==> flow/design.v <==
		`timescale 1ns / 1ps
module lab4_2( 
              input wire      mode,
              input wire[2:0] opCode,
              input wire[3:0] value,
              input clk,
              input reset,
              output reg[9:0] result,
              output reg cacheFull,
              output reg invalidOp,
              output reg overflow);
	reg [2:0] opcode_array[0:31];
	reg [3:0] value_array[0:31];
	integer i;
	reg [10:0] counter;
	reg [10:0] counter2;
	reg [20:0] p0;
	reg [20:0] p1;
	reg [10:0] temp_for_p0_p1_change;	
	reg temp_for_bit_change;
	reg [6:0] PC;
	reg [6:0] begin_PC;
	reg flag;
    always @(posedge clk or posedge reset) begin 
		if(reset) begin
			for(i=0;i<32;i=i+1)begin
				opcode_array[i] = 0;
				value_array[i] = 0;
			end
		   invalidOp = 0;  
			cacheFull = 0;
			overflow = 0;
		   counter = 0;	  
		   counter2= 0;	  
		   p0 = 0;	  
		   p1 = 0;  
		   PC = 0;
		   flag = 0;
		   begin_PC = 0;
		   result = 0;
		end else begin
			if(mode == 1) begin 
				temp_for_p0_p1_change = p0;
			   if(opcode_array[PC] == 0) begin		  
					p0 = p0 + value_array[PC]; 			  
			   end
			   if(opcode_array[PC] == 1) begin
					p0 = p0 + p1 + value_array[PC];				  
			   end
			   if(opcode_array[PC] == 2) begin
					p0 = p0 * p1 + value_array[PC];					
			   end
			   if(opcode_array[PC] == 4) begin 
					counter2 = 0;
					for(i=0;i<10;i=i+1) begin			
						if(p0[i] == 1) counter2 = counter2 + 1; 						
					end			
					p0 = counter2;	  
			   end
			   if(opcode_array[PC] == 5) begin
					for(i=0;i<5;i=i+1) begin
						temp_for_bit_change = p0[i];			
						p0[i] = p0[9-i];			
						p0[9-i] = temp_for_bit_change;
					end
			   end
			   if(opcode_array[PC] == 6) begin					
					begin_PC = value_array[PC];
			   end
			   flag = 0;
			   for(i=10;i<21;i=i+1)begin				  
					if (p0[i] == 1) flag = 1;
					p0[i] = 0;
			   end
				if(flag == 0) begin		
					overflow = 0;	
				end	
				else begin	
					overflow = 1;	
				end
				PC = PC + 1;
				if(PC >= counter) begin  
					PC = begin_PC;			  
				end
				p1 = temp_for_p0_p1_change; 
				result = p0;
			end else begin 
				if(opCode == 3 || opCode == 7)begin	
					invalidOp = 1;	
				end else begin			
					invalidOp = 0;	
					if(counter > 31) begin		
						cacheFull = 1;		
					end else begin	
						opcode_array[counter] = opCode;	
						value_array[counter] = value;	
						counter = counter + 1;
					end
				end
			end
		end 		
    end
endmodule
Reports on lab4_2. What the tools print for lab4_2, step after step. Lines are those of the file above, counted from 1. Library cell names are shortened. A cell with n/a has no value.

Top: lab4_2. Clock port: clk. Library: sky130hd. Library corner: tt_025C_1v80.

Word-level counts. Source: Yosys, flattened and elaborated. Widths are those after wreduce. Registers that Yosys merges into a memory's read port (data or address) are not register bits. Print and check cells do not count. Equal cells are merged and count once.

Under word-level cells stands 399. The entry for register bits reads 272. Under input bits stands 10.

Multiply operators: 1. The entry for reductions and logical operators reads 70. Order comparisons: 2. Under eq/ne operators stands 69. For bitwise operators the number is 35. The figure for muxes and demuxes is 135. Under add/subtract/negate cells stands 15.

Operators by type and width (number): OR reduction 31 bit (32); two-way mux 11 bit (28); multiplier 21 x 10 -> 21 bit (1); == test 5 bit (second input constant) (32); two-way mux 4 bit (38); two-way mux 21 bit (7); AND reduction 4 bit (32); parallel mux 4 bit (select 32 bit) (1); adder 11 x 1 -> 11 bit (second input constant) (10); two-way mux 3 bit (33); parallel mux 3 bit (select 32 bit) (1); == test 5 x 4 -> 1 bit (second input constant) (16); adder 21 x 4 -> 21 bit (2); == test 5 x 3 -> 1 bit (second input constant) (8); inverter 1 bit (35); two-way mux 1 bit (25); adder 21 x 10 -> 21 bit (1); == test 5 x 2 -> 1 bit (second input constant) (4); two-way mux 7 bit (2); == test 3 bit (second input constant) (4); adder 10 x 4 -> 11 bit (1); greater-than comparator 11 x 5 -> 1 bit (second input constant) (1); >= comparator 7 x 11 -> 1 bit (1); == test 5 x 1 -> 1 bit (second input constant) (2); zero test 5 bit (2); adder 7 x 1 -> 7 bit (second input constant) (1); == test 3 x 2 -> 1 bit (second input constant) (2); AND reduction 3 bit (2).

Not listed: further kinds 3, cells in them 3.

Logic depth. Longest topological path by Yosys (ltp), each cell counted once; first at word level (registers and memories cut), then after technology mapping (sequential cells cut; the memories' decode and read muxes count).

The entry for word-level depth reads 69. The entry for ABC_AREA reads 1. The entry for mapped depth reads 69. Under gate-level depth less buffers stands 67.

Netlist. Yosys stat after the flow's synthesis: flattened, memories mapped to cells. It holds for the ABC_AREA given above (unset counts as 0); a run with the other value may have another netlist. Totals and module areas in this step are rounded.

Under mapped flip-flops stands 272. Buffer cells: 104. Cell count: 2475. For cell area after synthesis the number is 19300 µm². Under sequential area stands 6810 µm².

Cell types (number): dfrtp_1 (272); nand2_1 (649); fa_1 (87); o21ai_0 (290); ha_1 (113); inv_1 (269); nor2_1 (195); nand3_1 (112); nand4_1 (59); clkbuf_1 (79); nor3_1 (46); a21oi_1 (42); nand3_2 (17); xor2_1 (17); a221oi_1 (13); buf_6 (10); nor2_2 (17); xnor2_1 (12).

Not listed: further types 46, cells in them 176.

Timing after synthesis. Source: OpenSTA report_checks on the synthesized netlist (no wires, ideal clock, input and output delay 20% of the period each), path of least setup slack; recovery checks are left aside. Register names are those of the netlist, which keeps one name where synthesis merged equal registers.

Kind: register -> register. Start point: register PC[0]. End point: register p0[8]. The figure for clock period is 12500 ps. Time at the first pin: 0 ps. The figure for stages on the path is 64. Path buffers: 2. The figure for path slack is 1754 ps. The figure for library setup time is 133 ps. The figure for path delay is 10746 ps. Arrival: 10613 ps. Period reached after synthesis: 10746 ps.

"path delay" is the arrival time less input delay plus setup time. "stages on the path" counts driving pins, that of a launching flip-flop among them; a cell with two outputs on the path counts twice. "period reached after synthesis" is the clock period less the worst setup slack; recovery checks do not enter. This is arithmetic on one report: input and output delays are still those of the set period (20% each). The rows between start and end are the longest chain of elaborated cells between them; the timing report does not say that the signal goes this way. Where chains are equally long, one stands for them. Each line given opens the expression or statement behind the cell; cells for indexed reads and writes are added by Yosys, which also makes memories of some case tables. A register here has more assigning lines than the two given.

Path through: dfrtp_1 > ha_1 > buf_2 > inv_1 > nor2_1 > ha_1 > clkbuf_1 > nor2_1 > nand2_1 > nand3b_1 > nor2_1 > nand2_2 > nor2_2 > inv_1 > o21ai_0 > inv_1 > fa_1 > xor2_1 > (+28 left out) > nand2_1 > ha_1 > nand2_1 > nand2_1 > ha_1 > nand2_1 > nand2_1 > ha_1 > or2_2 > o21ai_1 > inv_1 > ha_1 > nand2_1 > o21ai_0 > a21oi_1 > nand2_1 > nand2_1 > o21ai_0. Under length of the longest elaborated chain stands 57. Under elaborated cells on any way between the ends stands 97.

Ends and longest elaborated chain, post-synthesis: from (decl) (RTL line 21) `reg [6:0] PC;`; from (assign) (RTL line 81) `PC = PC + 1;`; from (assign) (RTL line 83) `PC = begin_PC;`; == test 5 bit (RTL line 44) `if(opcode_array[PC] == 0) begin`; parallel mux 3 bit (select 32 bit) (RTL line 44); two-way mux 3 bit (RTL line 42) `if(mode == 1) begin`; zero test 3 bit (RTL line 44); two-way mux 4 bit (RTL line 44); two-way mux 4 bit (RTL line 42); adder 10 x 4 -> 11 bit (RTL line 45) `p0 = p0 + value_array[PC];`; (+43 left out); two-way mux 11 bit (RTL line 53) `if(opcode_array[PC] == 4) begin`; two-way mux 11 bit (RTL line 42); adder 11 x 1 -> 11 bit (RTL line 56) `if(p0[i] == 1) counter2 = counter2 + 1;`; two-way mux 11 bit (RTL line 56); two-way mux 21 bit (RTL line 53); two-way mux 21 bit (RTL line 42); two-way mux 1 bit (RTL line 60) `if(opcode_array[PC] == 5) begin`; to (assign) (RTL line 58) `p0 = counter2;`; to (assign) (RTL line 64) `p0[9-i] = temp_for_bit_change;`; to (decl) (RTL line 17) `reg [20:0] p0;`.

Worst path after layout. From the final timing report of flow run 1: the path of least setup slack in the routed layout; clock arrival at registers is part of the times. The report prints the path's times to 10 ps; the period is as set.

Kind: register -> register. Start point: register PC[0]. End point: register p0[8]. Time at the first pin: 570 ps. The figure for library setup time is 130 ps. The figure for path slack is 2220 ps. The figure for clock period is 13400 ps. Arrival: 11620 ps. The figure for stages on the path is 61. Path buffers: 2.

The rows between start and end are the longest chain of elaborated cells between them; the timing report does not say that the signal goes this way. Where chains are equally long, one stands for them. A register here has more assigning lines than the two given.

Path through: dfrtp_2 > inv_4 > ha_4 > buf_8 > buf_4 > nand4_1 > inv_1 > nand2_1 > nand3_1 > a2111oi_4 > nand4_1 > nor3_2 > nand2_1 > o21ai_2 > inv_2 > ha_1 > xor2_2 > nand3_2 > (+25 left out) > nand2_4 > ha_4 > nand2_4 > nand2_4 > ha_4 > nand2_4 > nand2_4 > ha_4 > or2_4 > o21ai_4 > inv_2 > ha_4 > nand2_2 > o21ai_2 > a21oi_2 > nand2_1 > nand2_2 > o21ai_1. Under length of the longest elaborated chain stands 57. Under elaborated cells on any way between the ends stands 97.

Ends and longest elaborated chain, post-layout: from (decl) (RTL line 21) `reg [6:0] PC;`; from (assign) (RTL line 81) `PC = PC + 1;`; from (assign) (RTL line 83) `PC = begin_PC;`; == test 5 bit (RTL line 44) `if(opcode_array[PC] == 0) begin`; parallel mux 3 bit (select 32 bit) (RTL line 44); two-way mux 3 bit (RTL line 42) `if(mode == 1) begin`; zero test 3 bit (RTL line 44); two-way mux 4 bit (RTL line 44); two-way mux 4 bit (RTL line 42); adder 10 x 4 -> 11 bit (RTL line 45) `p0 = p0 + value_array[PC];`; (+43 left out); two-way mux 11 bit (RTL line 53) `if(opcode_array[PC] == 4) begin`; two-way mux 11 bit (RTL line 42); adder 11 x 1 -> 11 bit (RTL line 56) `if(p0[i] == 1) counter2 = counter2 + 1;`; two-way mux 11 bit (RTL line 56); two-way mux 21 bit (RTL line 53); two-way mux 21 bit (RTL line 42); two-way mux 1 bit (RTL line 60) `if(opcode_array[PC] == 5) begin`; to (assign) (RTL line 58) `p0 = counter2;`; to (assign) (RTL line 64) `p0[9-i] = temp_for_bit_change;`; to (decl) (RTL line 17) `reg [20:0] p0;`.

Subject: lab4_2 on sky130hd, stored results

Hello all,

3 stored runs of lab4_2 in the flow (synthesis by Yosys, layout by OpenROAD, sky130hd cells), in arbitrary order. Constraints: input delay and output delay 20% of the set period each, output load 0.01 pF. "clock period achieved" means the clock period less the worst setup slack. The figure is calculated, with input and output delays left at 20% of the set period. By "allowed time less slack (worst setup path)" is meant the share of the clock period that the worst setup path is allowed (20% is reserved at inputs, 20% at outputs), minus its slack. Clock arrival times at its registers enter into it. "allowed time less slack (worst setup path)" is given in steps of 10 ps. Results are given in rounded form.

Flow run 1 has these settings: ABC_AREA 1; CELL_PAD_IN_SITES_GLOBAL_PLACEMENT 1; CORE_MARGIN 10; CORE_UTILIZATION 19; CTS_CLUSTER_SIZE 17; GPL_ROUTABILITY_DRIVEN 0; GPL_TIMING_DRIVEN 0; HOLD_SLACK_MARGIN 0.14; MAX_ROUTING_LAYER met4; MIN_ROUTING_LAYER met2; PLACE_DENSITY 0.54; SETUP_SLACK_MARGIN 3.74; SLEW_MARGIN 5; period_ns 13.4; CAP_MARGIN 20. The die size stands at 115000 µm². For the setup TNS the run shows 0 ps. For the clock period achieved the run shows 11177 ps. The setup slack of the worst path stands at 2220 ps. The smallest hold slack stands at 453 ps. The post-route utilization stands at 24.7 %. The standard-cell area after layout is 24800 µm². The synthesis area stands at 19300 µm². The allowed time less slack (worst setup path) stands at 11180 ps. Worst setup path type: register -> register.

Flow run 2 has these settings: ABC_AREA 0; CELL_PAD_IN_SITES_GLOBAL_PLACEMENT 1; CORE_MARGIN 10; CORE_UTILIZATION 70; CTS_CLUSTER_DIAMETER 309; CTS_CLUSTER_SIZE 17; GPL_ROUTABILITY_DRIVEN 0; GPL_TIMING_DRIVEN 0; HOLD_SLACK_MARGIN 0.14; MAX_ROUTING_LAYER met4; MIN_ROUTING_LAYER met2; PLACE_DENSITY 0.54; SETUP_SLACK_MARGIN 0.0; SLEW_MARGIN 35; period_ns 7.12; CAP_MARGIN 20. Outcome: did not finish, routing stopped with GRT-0116.

Flow run 3 has these settings: ABC_AREA 1; CELL_PAD_IN_SITES_GLOBAL_PLACEMENT 1; CORE_MARGIN 10; CORE_UTILIZATION 70; CTS_CLUSTER_DIAMETER 207; CTS_CLUSTER_SIZE 17; GPL_ROUTABILITY_DRIVEN 0; GPL_TIMING_DRIVEN 0; HOLD_SLACK_MARGIN 0.14; MAX_ROUTING_LAYER met4; MIN_ROUTING_LAYER met2; PLACE_DENSITY 0.54; SETUP_SLACK_MARGIN 0.0; SLEW_MARGIN 5; period_ns 7.12; CAP_MARGIN 20. Outcome: did not finish, placement stopped with GPL-0301.

Thanks
